==> flow/design.v <==
module input_buffer #(parameter DATA_WIDTH = 8, parameter SIZE = 64)(
    input logic clk,
    input logic rst,
    input logic write_en,
    input logic [DATA_WIDTH-1:0] data_in,
    output logic [DATA_WIDTH-1:0] data_out,
    input logic [$clog2(SIZE)-1:0] read_addr,
    input logic [$clog2(SIZE)-1:0] write_addr
);
    logic [DATA_WIDTH-1:0] buffer [0:SIZE-1];
    always_ff @(posedge clk or posedge rst) begin
        if (rst)
            for (int i = 0; i < SIZE; i++) buffer[i] <= 0;
        else if (write_en)
            buffer[write_addr] <= data_in;
    end
    assign data_out = buffer[read_addr];
endmodule
module weight_buffer #(parameter DATA_WIDTH = 8, parameter SIZE = 9)(
    input logic clk,
    input logic rst,
    input logic write_en,
    input logic [DATA_WIDTH-1:0] data_in,
    input logic [$clog2(SIZE)-1:0] write_addr,
    output logic [SIZE*DATA_WIDTH-1:0] weights
);
    logic [DATA_WIDTH-1:0] buffer [0:SIZE-1];
    always_ff @(posedge clk or posedge rst) begin
        if (rst)
            for (int i = 0; i < SIZE; i++) buffer[i] <= 0;
        else if (write_en)
            buffer[write_addr] <= data_in;
    end
    for (genvar g = 0; g < SIZE; g++) begin : g_out
        assign weights[g*DATA_WIDTH +: DATA_WIDTH] = buffer[g];
    end
endmodule
module conv2d_core #(parameter DATA_WIDTH = 8)(
    input logic clk,
    input logic rst,
    input logic [9*DATA_WIDTH-1:0] input_window,
    input logic [9*DATA_WIDTH-1:0] weights,
    output logic signed [2*DATA_WIDTH-1:0] conv_out
);
    logic signed [2*DATA_WIDTH-1:0] acc, acc_next;
    always_comb begin
        acc_next = 0;
        for (int i = 0; i < 9; i++) begin
            acc_next += $signed(input_window[i*DATA_WIDTH +: DATA_WIDTH]) * $signed(weights[i*DATA_WIDTH +: DATA_WIDTH]);
        end
    end
    always_ff @(posedge clk or posedge rst) begin
        if (rst)
            acc <= 0;
        else
            acc <= acc_next;
    end
    assign conv_out = acc;
endmodule
module relu #(parameter DATA_WIDTH = 16)(
    input logic signed [DATA_WIDTH-1:0] in,
    output logic signed [DATA_WIDTH-1:0] out
);
    assign out = (in > 0) ? in : 0;
endmodule
module max_pool #(parameter DATA_WIDTH = 8)(
    input logic [DATA_WIDTH-1:0] in0, in1, in2, in3,
    output logic [DATA_WIDTH-1:0] out
);
    assign out = (in0 > in1) ? (in0 > in2 ? (in0 > in3 ? in0 : in3) : (in2 > in3 ? in2 : in3)) :
                              (in1 > in2 ? (in1 > in3 ? in1 : in3) : (in2 > in3 ? in2 : in3));
endmodule
module cnn_accel (
    input  logic        clk,
    input  logic        rst,
    input  logic        wr_en,
    input  logic        wr_sel,      
    input  logic [5:0]  wr_addr,
    input  logic [7:0]  wr_data,
    input  logic        start,
    output logic        ready,
    output logic        out_valid,
    output logic [15:0] out_data
);
    typedef enum logic [1:0] {S_IDLE, S_READ, S_CONV, S_POOL} state_t;
    state_t state;
    logic [3:0] k;           
    logic [1:0] s;           
    logic [1:0] py, px;      
    logic [7:0]  pix;
    logic [5:0]  rd_addr;
    logic [71:0] weights;
    logic [7:0]  win [0:8];
    logic [71:0] win_flat;
    logic signed [15:0] conv_out, relu_out;
    logic [15:0] pool_r [0:3];
    logic [15:0] pool_out;
    logic        out_valid_r;
    assign ready = (state == S_IDLE);
    input_buffer #(.DATA_WIDTH(8), .SIZE(64)) u_ibuf (
        .clk(clk), .rst(rst),
        .write_en(wr_en & ~wr_sel & ready),
        .data_in(wr_data),
        .data_out(pix),
        .read_addr(rd_addr),
        .write_addr(wr_addr)
    );
    weight_buffer #(.DATA_WIDTH(8), .SIZE(9)) u_wbuf (
        .clk(clk), .rst(rst),
        .write_en(wr_en & wr_sel & ready),
        .data_in(wr_data),
        .write_addr(wr_addr[3:0]),
        .weights(weights)
    );
    conv2d_core #(.DATA_WIDTH(8)) u_conv (
        .clk(clk), .rst(rst),
        .input_window(win_flat),
        .weights(weights),
        .conv_out(conv_out)
    );
    for (genvar g = 0; g < 9; g++) begin : g_win
        assign win_flat[g*8 +: 8] = win[g];
    end
    relu #(.DATA_WIDTH(16)) u_relu (.in(conv_out), .out(relu_out));
    max_pool #(.DATA_WIDTH(16)) u_pool (
        .in0(pool_r[0]), .in1(pool_r[1]), .in2(pool_r[2]), .in3(pool_r[3]),
        .out(pool_out)
    );
    logic [1:0] ky, kx;
    always_comb begin
        case (k)
            4'd0: begin ky = 2'd0; kx = 2'd0; end
            4'd1: begin ky = 2'd0; kx = 2'd1; end
            4'd2: begin ky = 2'd0; kx = 2'd2; end
            4'd3: begin ky = 2'd1; kx = 2'd0; end
            4'd4: begin ky = 2'd1; kx = 2'd1; end
            4'd5: begin ky = 2'd1; kx = 2'd2; end
            4'd6: begin ky = 2'd2; kx = 2'd0; end
            4'd7: begin ky = 2'd2; kx = 2'd1; end
            default: begin ky = 2'd2; kx = 2'd2; end
        endcase
    end
    logic [2:0] row, col;
    assign row = {py, 1'b0} + {2'b00, s[1]} + {1'b0, ky};
    assign col = {px, 1'b0} + {2'b00, s[0]} + {1'b0, kx};
    assign rd_addr = {row, col};
    always_ff @(posedge clk or posedge rst) begin
        if (rst) begin
            state       <= S_IDLE;
            k           <= 4'd0;
            s           <= 2'd0;
            py          <= 2'd0;
            px          <= 2'd0;
            out_valid_r <= 1'b0;
            for (int i = 0; i < 9; i++) win[i] <= 8'd0;
            for (int i = 0; i < 4; i++) pool_r[i] <= 16'd0;
        end else begin
            out_valid_r <= 1'b0;
            case (state)
                S_IDLE: begin
                    if (start) begin
                        state <= S_READ;
                        k  <= 4'd0;
                        s  <= 2'd0;
                        py <= 2'd0;
                        px <= 2'd0;
                    end
                end
                S_READ: begin
                    win[k] <= pix;
                    if (k == 4'd8) state <= S_CONV;
                    else k <= k + 4'd1;
                end
                S_CONV: begin
                    state <= S_POOL;
                end
                S_POOL: begin
                    pool_r[s] <= relu_out;
                    k <= 4'd0;
                    if (s == 2'd3) begin
                        out_valid_r <= 1'b1;
                        s <= 2'd0;
                        if (px == 2'd2) begin
                            px <= 2'd0;
                            if (py == 2'd2) begin
                                py <= 2'd0;
                                state <= S_IDLE;
                            end else begin
                                py <= py + 2'd1;
                                state <= S_READ;
                            end
                        end else begin
                            px <= px + 2'd1;
                            state <= S_READ;
                        end
                    end else begin
                        s <= s + 2'd1;
                        state <= S_READ;
                    end
                end
                default: state <= S_IDLE;
            endcase
        end
    end
    assign out_valid = out_valid_r;
    assign out_data  = pool_out;
endmodule
Memo
Re: synthesis data of cnn_accel

# Tool chain data of cnn_accel

Each step is given for the RTL above and for the edited RTL.
"unedited" refers to lines of the RTL above, "edited" to lines of the edited file.
"difference": "edited" minus "unedited" as printed here. "rel. change": 100 x difference / "unedited".
Operators carry their Yosys type and port widths (W data, S select, Z words).
Library cell names are shortened.
The mark - stands for no value.

Top module: cnn_accel
Clock: clk
Library: sky130hd
Corner: tt_025C_1v80

# Edit of the RTL

Unified diff, file above to edited file.
This change comes from a script, not from a designer. The edited design behaves differently; no optimisation was intended.

```diff
@@ -69,5 +69,5 @@
 );
     assign out = (in0 > in1) ? (in0 > in2 ? (in0 > in3 ? in0 : in3) : (in2 > in3 ? in2 : in3)) :
-                              (in1 > in2 ? (in1 > in3 ? in1 : in3) : (in2 > in3 ? in2 : in3));
+                              (in1 == in2 ? (in1 > in3 ? in1 : in3) : (in2 > in3 ? in2 : in3));
 endmodule
 module cnn_accel (
```

# Word level

Source: Yosys, flattened and elaborated. Widths are those after wreduce. Registers that Yosys merges into a memory's read port (data or address) are not register bits. Print and check cells do not count. Equal cells are merged and count once.
Memory sizes are those after Yosys's memory passes, which may raise the word count (mostly to a power of two), join words into wider ones and drop unused or constant bits.

Word-level totals:

| item                        | unedited | edited | difference | rel. change (%) |
| flip-flop bits (word level) | 749      | 749    | 0          | 0.00 |
| memory bits (read-only)     | 32       | 32     | 0          | 0.00 |
| memories                    | 1        | 1      | 0          | 0.00 |
| bits of input ports         | 19       | 19     | 0          | 0.00 |
| cells after elaboration     | 416      | 416    | 0          | 0.00 |

Memories:

| item                                    | unedited       | edited |
| words x width with read and write ports | 8 x 4 bit 1R0W | 8 x 4 bit 1R0W |

Operators by class:

| item                  | unedited | edited | difference | rel. change (%) |
| add/sub/neg operators | 16       | 16     | 0          | 0.00 |
| multipliers           | 9        | 9      | 0          | 0.00 |
| order comparisons     | 7        | 6      | -1         | -14.29 |
| equal/unequal tests   | 155      | 156    | +1         | +0.65 |
| muxes and demuxes     | 30       | 30     | 0          | 0.00 |
| bitwise logic cells   | 5        | 5      | 0          | 0.00 |
| reduce/logical cells  | 100      | 100    | 0          | 0.00 |

Operator list:

| cell           | unedited | edited | difference | rel. change (%) |
| $gt A16 B16 Y1 | 6        | 5      | -1         | -16.67 |
| $eq A16 B16 Y1 | 0        | 1      | +1         | - |

Operator kinds equal on both sides are left out: 39.

# Depth

Depth = most cells in a row (Yosys ltp): at word level without a register or memory, in the mapped netlist without a sequential cell, where the memories' decode and read muxes count.

Depth:

| item                    | unedited | edited | difference | rel. change (%) |
| depth after elaboration | 9        | 9      | 0          | 0.00 |
| ABC_AREA                | 0        | 0      | -          | - |
| depth in mapped cells   | 29       | 29     | 0          | 0.00 |

# Mapped cells and area

The flow's flattened synthesis, as Yosys stat reports it; memories are mapped. The netlist is that of the ABC_AREA named above (0 if unset); the other value can give another one.

Cells by type:

| cell type | unedited | edited | difference | rel. change (%) |
| inv_1     | 836      | 885    | +49        | +5.86 |
| nand2_1   | 457      | 499    | +42        | +9.19 |
| and2_1    | 335      | 297    | -38        | -11.34 |
| o31ai_1   | 12       | 49     | +37        | +308.33 |
| clkbuf_1  | 154      | 190    | +36        | +23.38 |
| o21ai_0   | 166      | 134    | -32        | -19.28 |
| nor4_1    | 8        | 30     | +22        | +275.00 |
| nand4_1   | 23       | 42     | +19        | +82.61 |
| mux2_2    | 602      | 619    | +17        | +2.82 |
| o22a_1    | 17       | 0      | -17        | -100.00 |
| a311oi_1  | 4        | 21     | +17        | +425.00 |
| ha_1      | 290      | 274    | -16        | -5.52 |
| a221oi_1  | 45       | 29     | -16        | -35.56 |
| xor2_1    | 13       | 28     | +15        | +115.38 |
| nor3_1    | 32       | 43     | +11        | +34.38 |
| o21ai_1   | 0        | 10     | +10        | - |
| o22ai_1   | 21       | 12     | -9         | -42.86 |
| nand3_1   | 82       | 90     | +8         | +9.76 |

Cell types equal on both sides are left out: 15.
Not every row of either side is listed.

Synthesis totals:

| item                            | unedited | edited  | difference | rel. change (%) |
| standard cells after synthesis  | 5308     | 5468    | +160       | +3.01 |
| cell area after synthesis (um2) | 58579.9  | 59149.2 | +569.3     | +0.97 |
| flip-flops                      | 751      | 751     | 0          | 0.00 |

The figures by module come from a second, unflattened synthesis with its own total; it is not the netlist above.

Unflattened totals:

| item                               | unedited | edited  | difference | rel. change (%) |
| cells (unflattened synthesis)      | 5151     | 5177    | +26        | +0.50 |
| area (unflattened synthesis) (um2) | 58805.1  | 59278.1 | +473.0     | +0.80 |

Each row is one instance without its submodules.

By module, unedited:

| module                      | times used | cells | area (um2) |
| conv2d_core #(DATA_WIDTH=8) | 1          | 2394  | 23575.1 |
| input_buffer                | 1          | 1752  | 23072.1 |
| cnn_accel                   | 1          | 405   | 6222.2 |
| max_pool #(DATA_WIDTH=16)   | 1          | 420   | 2991.6 |
| weight_buffer               | 1          | 162   | 2800.2 |
| relu #(DATA_WIDTH=16)       | 1          | 18    | 143.9 |

By module, edited:

| module                      | times used | cells | area (um2) |
| conv2d_core #(DATA_WIDTH=8) | 1          | 2392  | 23581.4 |
| input_buffer                | 1          | 1752  | 23072.1 |
| cnn_accel                   | 1          | 404   | 6309.8 |
| max_pool #(DATA_WIDTH=16)   | 1          | 449   | 3370.7 |
| weight_buffer               | 1          | 162   | 2800.2 |
| relu #(DATA_WIDTH=16)       | 1          | 18    | 143.9 |

# Path before layout

OpenSTA on the mapped netlist: ideal clock, no wires. The path of least setup slack (recovery checks aside). Input and output delay are each 20% of the period. Register names are those of the netlist, which keeps one name where synthesis merged equal registers.

Timing after synthesis:

| item                              | unedited             | edited               | difference | rel. change (%) |
| path type                         | register to register | register to register | -          | - |
| start point                       | reg win[7][7]        | reg win[5][4]        | -          | - |
| end point                         | reg u_conv.acc[15]   | reg u_conv.acc[15]   | -          | - |
| clock period (ns)                 | 10.0                 | 10.0                 | 0.0        | 0.00 |
| launch time at the first pin (ns) | 0.000                | 0.000                | 0.000      | - |
| data arrival time (ns)            | 7.371                | 7.365                | -0.006     | -0.08 |
| path slack (ns)                   | 2.549                | 2.555                | +0.006     | - |
| path delay (ns)                   | 7.451                | 7.445                | -0.006     | -0.08 |
| driving pins on the path          | 25                   | 26                   | +1         | +4.00 |
| path buffers                      | 1                    | 1                    | 0          | 0.00 |
| synthesis period reached (ns)     | 7.451                | 7.445                | -0.006     | -0.08 |

"path delay" = arrival - input delay + setup time.
"driving pins on the path": output pins that drive a net of the path, with the launching flip-flop's if there is one; two outputs of one cell count as two.
"synthesis period reached" = period - worst setup slack (recovery checks aside). The figure is calculated, with input and output delays left at 20% of the set period.
The rows between start and end are the longest chain of elaborated cells between them; the timing report does not say that the signal goes this way. Where chains are equally long, one stands for them.
A line is the first line of the expression or statement that the cell stems from. Yosys adds cells for indexed reads and writes and turns some case tables into memories.

Between the ends, after synthesis, unedited:
Path through: dfrtp_1 -> clkbuf_1 -> and2_1 -> inv_1 -> fa_1 -> inv_1 -> fa_1 -> fa_1 -> fa_1 -> fa_1 -> inv_1 -> fa_1 -> fa_1 -> inv_1 -> fa_1 -> fa_1 -> inv_1 -> fa_1 -> inv_1 -> ha_1 -> and2_1 -> o41ai_1 -> o21ai_0 -> o41ai_1 -> xnor2_1
Cells in the longest elaborated chain: 3
Elaborated cells on any way between the ends: 3

Ends and longest elaborated chain, after synthesis, unedited:

| item                | line | RTL |
| from (decl)         | 93   | `logic [7:0]  win [0:8];` |
| from (assign)       | 155  | `for (int i = 0; i < 9; i++) win[i] <= 8'd0;` |
| from (assign)       | 170  | `win[k] <= pix;` |
| $mul A8 B8 Y16      | 49   | `acc_next += $signed(input_window[i*DATA_WIDTH +: DATA_WIDTH]) * $signed(weights[i*DATA_WIDTH +: DATA_WIDTH]);` |
| $add A16 B16 Y16 x2 | 49   |  |
| to (assign)         | 54   | `acc <= 0;` |
| to (assign)         | 56   | `acc <= acc_next;` |
| to (decl)           | 45   | `logic signed [2*DATA_WIDTH-1:0] acc, acc_next;` |

Between the ends, after synthesis, edited:
Path through: dfrtp_1 -> clkbuf_1 -> and2_1 -> fa_1 -> inv_1 -> fa_1 -> fa_1 -> inv_1 -> fa_1 -> inv_1 -> fa_1 -> inv_1 -> fa_1 -> fa_1 -> fa_1 -> fa_1 -> fa_1 -> ha_1 -> nor2b_1 -> o21ai_0 -> nand2b_1 -> and2_1 -> o41ai_1 -> o21ai_0 -> o41ai_1 -> xnor2_1
Cells in the longest elaborated chain: 5
Elaborated cells on any way between the ends: 5

Ends and longest elaborated chain, after synthesis, edited:

| item                | line | RTL |
| from (decl)         | 93   | `logic [7:0]  win [0:8];` |
| from (assign)       | 155  | `for (int i = 0; i < 9; i++) win[i] <= 8'd0;` |
| from (assign)       | 170  | `win[k] <= pix;` |
| $mul A8 B8 Y16      | 49   | `acc_next += $signed(input_window[i*DATA_WIDTH +: DATA_WIDTH]) * $signed(weights[i*DATA_WIDTH +: DATA_WIDTH]);` |
| $add A16 B16 Y16 x4 | 49   |  |
| to (assign)         | 54   | `acc <= 0;` |
| to (assign)         | 56   | `acc <= acc_next;` |
| to (decl)           | 45   | `logic signed [2*DATA_WIDTH-1:0] acc, acc_next;` |

# Timing after layout

Path of least setup slack in the final report of each run of set A (OpenROAD, finished layout, wires in). Where an end is a register, its clock arrival counts in the times.

Timing post-layout:

| item                              | unedited                | edited                  | difference | rel. change (%) |
| path type                         | register to register    | register to register    | -          | - |
| start point                       | reg u_wbuf.buffer[6][1] | reg u_wbuf.buffer[3][1] | -          | - |
| end point                         | reg u_conv.acc[15]      | reg u_conv.acc[15]      | -          | - |
| clock period (ns)                 | 8.27                    | 8.27                    | 0.00       | 0.00 |
| launch time at the first pin (ns) | 0.70                    | 0.67                    | -0.03      | -4.29 |
| data arrival time (ns)            | 8.48                    | 8.54                    | +0.06      | +0.71 |
| path slack (ns)                   | 0.42                    | 0.35                    | -0.07      | - |
| driving pins on the path          | 23                      | 23                      | 0          | 0.00 |
| path buffers                      | 0                       | 0                       | 0          | - |

The rows between start and end are the longest chain of elaborated cells between them; the timing report does not say that the signal goes this way. Where chains are equally long, one stands for them.

Between the ends, post-layout, unedited:
Path through: dfrtp_1 -> and2_1 -> inv_1 -> fa_1 -> inv_1 -> fa_1 -> fa_1 -> inv_1 -> fa_1 -> fa_1 -> inv_1 -> fa_1 -> fa_1 -> fa_1 -> fa_1 -> inv_1 -> fa_1 -> inv_1 -> ha_1 -> o41ai_2 -> o21ai_0 -> o41ai_1 -> xnor2_1
Cells in the longest elaborated chain: 4
Elaborated cells on any way between the ends: 4

Ends and longest elaborated chain, post-layout, unedited:

| item                | line | RTL |
| from (decl)         | 27   | `logic [DATA_WIDTH-1:0] buffer [0:SIZE-1];` |
| from (assign)       | 30   | `for (int i = 0; i < SIZE; i++) buffer[i] <= 0;` |
| from (assign)       | 32   | `buffer[write_addr] <= data_in;` |
| $mul A8 B8 Y16      | 49   | `acc_next += $signed(input_window[i*DATA_WIDTH +: DATA_WIDTH]) * $signed(weights[i*DATA_WIDTH +: DATA_WIDTH]);` |
| $add A16 B16 Y16 x3 | 49   |  |
| to (assign)         | 54   | `acc <= 0;` |
| to (assign)         | 56   | `acc <= acc_next;` |
| to (decl)           | 45   | `logic signed [2*DATA_WIDTH-1:0] acc, acc_next;` |

Between the ends, post-layout, edited:
Path through: dfrtp_1 -> and2_1 -> fa_1 -> fa_1 -> inv_1 -> fa_1 -> inv_1 -> fa_1 -> fa_1 -> fa_1 -> fa_1 -> fa_1 -> fa_1 -> fa_1 -> ha_1 -> nor2b_1 -> o21ai_0 -> nand2b_1 -> and2_1 -> o41ai_1 -> o21ai_0 -> o41ai_2 -> xnor2_1
Cells in the longest elaborated chain: 7
Elaborated cells on any way between the ends: 7

Ends and longest elaborated chain, post-layout, edited:

| item                | line | RTL |
| from (decl)         | 27   | `logic [DATA_WIDTH-1:0] buffer [0:SIZE-1];` |
| from (assign)       | 30   | `for (int i = 0; i < SIZE; i++) buffer[i] <= 0;` |
| from (assign)       | 32   | `buffer[write_addr] <= data_in;` |
| $mul A8 B8 Y16      | 49   | `acc_next += $signed(input_window[i*DATA_WIDTH +: DATA_WIDTH]) * $signed(weights[i*DATA_WIDTH +: DATA_WIDTH]);` |
| $add A16 B16 Y16 x6 | 49   |  |
| to (assign)         | 54   | `acc <= 0;` |
| to (assign)         | 56   | `acc <= acc_next;` |
| to (decl)           | 45   | `logic signed [2*DATA_WIDTH-1:0] acc, acc_next;` |

# Layout results

Runs of the flow (Yosys, OpenROAD) on both versions; the two runs of a pair have the same settings. The constraints put input and output delay at 20% of the set period each and load the outputs with 0.01 pF.

Flow settings, set A:
CORE_UTILIZATION: 40
period_ns: 8.27
CAP_MARGIN: 20
CORE_MARGIN: 2
SLEW_MARGIN: 20

Measured results, set A:

| item                                    | unedited | edited   | difference | rel. change (%) |
| chip area after synthesis (Yosys) (um2) | 58579.9  | 59149.2  | +569.3     | +0.97 |
| die size (um2)                          | 149525.0 | 150963.0 | +1438.0    | +0.96 |
| standard-cell area after layout (um2)   | 64325.4  | 65206.3  | +880.9     | +1.37 |
| setup slack of the worst path (ns)      | 0.419    | 0.349    | -0.070     | - |
| setup TNS (ns)                          | 0.000    | 0.000    | 0.000      | - |
| power consumption (µW)                  | 17562    | 18989    | +1427      | +8.13 |
| clock period achieved (ns)              | 7.851    | 7.921    | +0.070     | +0.89 |

Flow settings, set B:
ABC_AREA: 1
CAP_MARGIN: 0
CORE_ASPECT_RATIO: 1.09
CORE_UTILIZATION: 18
GPL_TIMING_DRIVEN: 0
PLACE_DENSITY_LB_ADDON: 0.22
SETUP_SLACK_MARGIN: 0.56
SLEW_MARGIN: 35
TNS_END_PERCENT: 65
period_ns: 4.8
CORE_MARGIN: 2

Measured results, set B:

| item                                    | unedited | edited   | difference | rel. change (%) |
| chip area after synthesis (Yosys) (um2) | 59789.8  | 59005.3  | -784.5     | -1.31 |
| die size (um2)                          | 336796.0 | 332409.0 | -4387.0    | -1.30 |
| standard-cell area after layout (um2)   | 75809.0  | 73809.5  | -1999.5    | -2.64 |
| setup slack of the worst path (ns)      | -2.901   | -2.882   | +0.019     | - |
| setup TNS (ns)                          | -29.335  | -29.159  | +0.176     | - |
| power consumption (µW)                  | 29259    | 22976    | -6283      | -21.47 |
| clock period achieved (ns)              | 7.701    | 7.682    | -0.019     | -0.25 |

"clock period achieved" means the clock period less the worst setup slack. The figure is calculated, with input and output delays left at 20% of the set period.
"power consumption" is the tool's figure for a default switching activity; nothing was simulated.
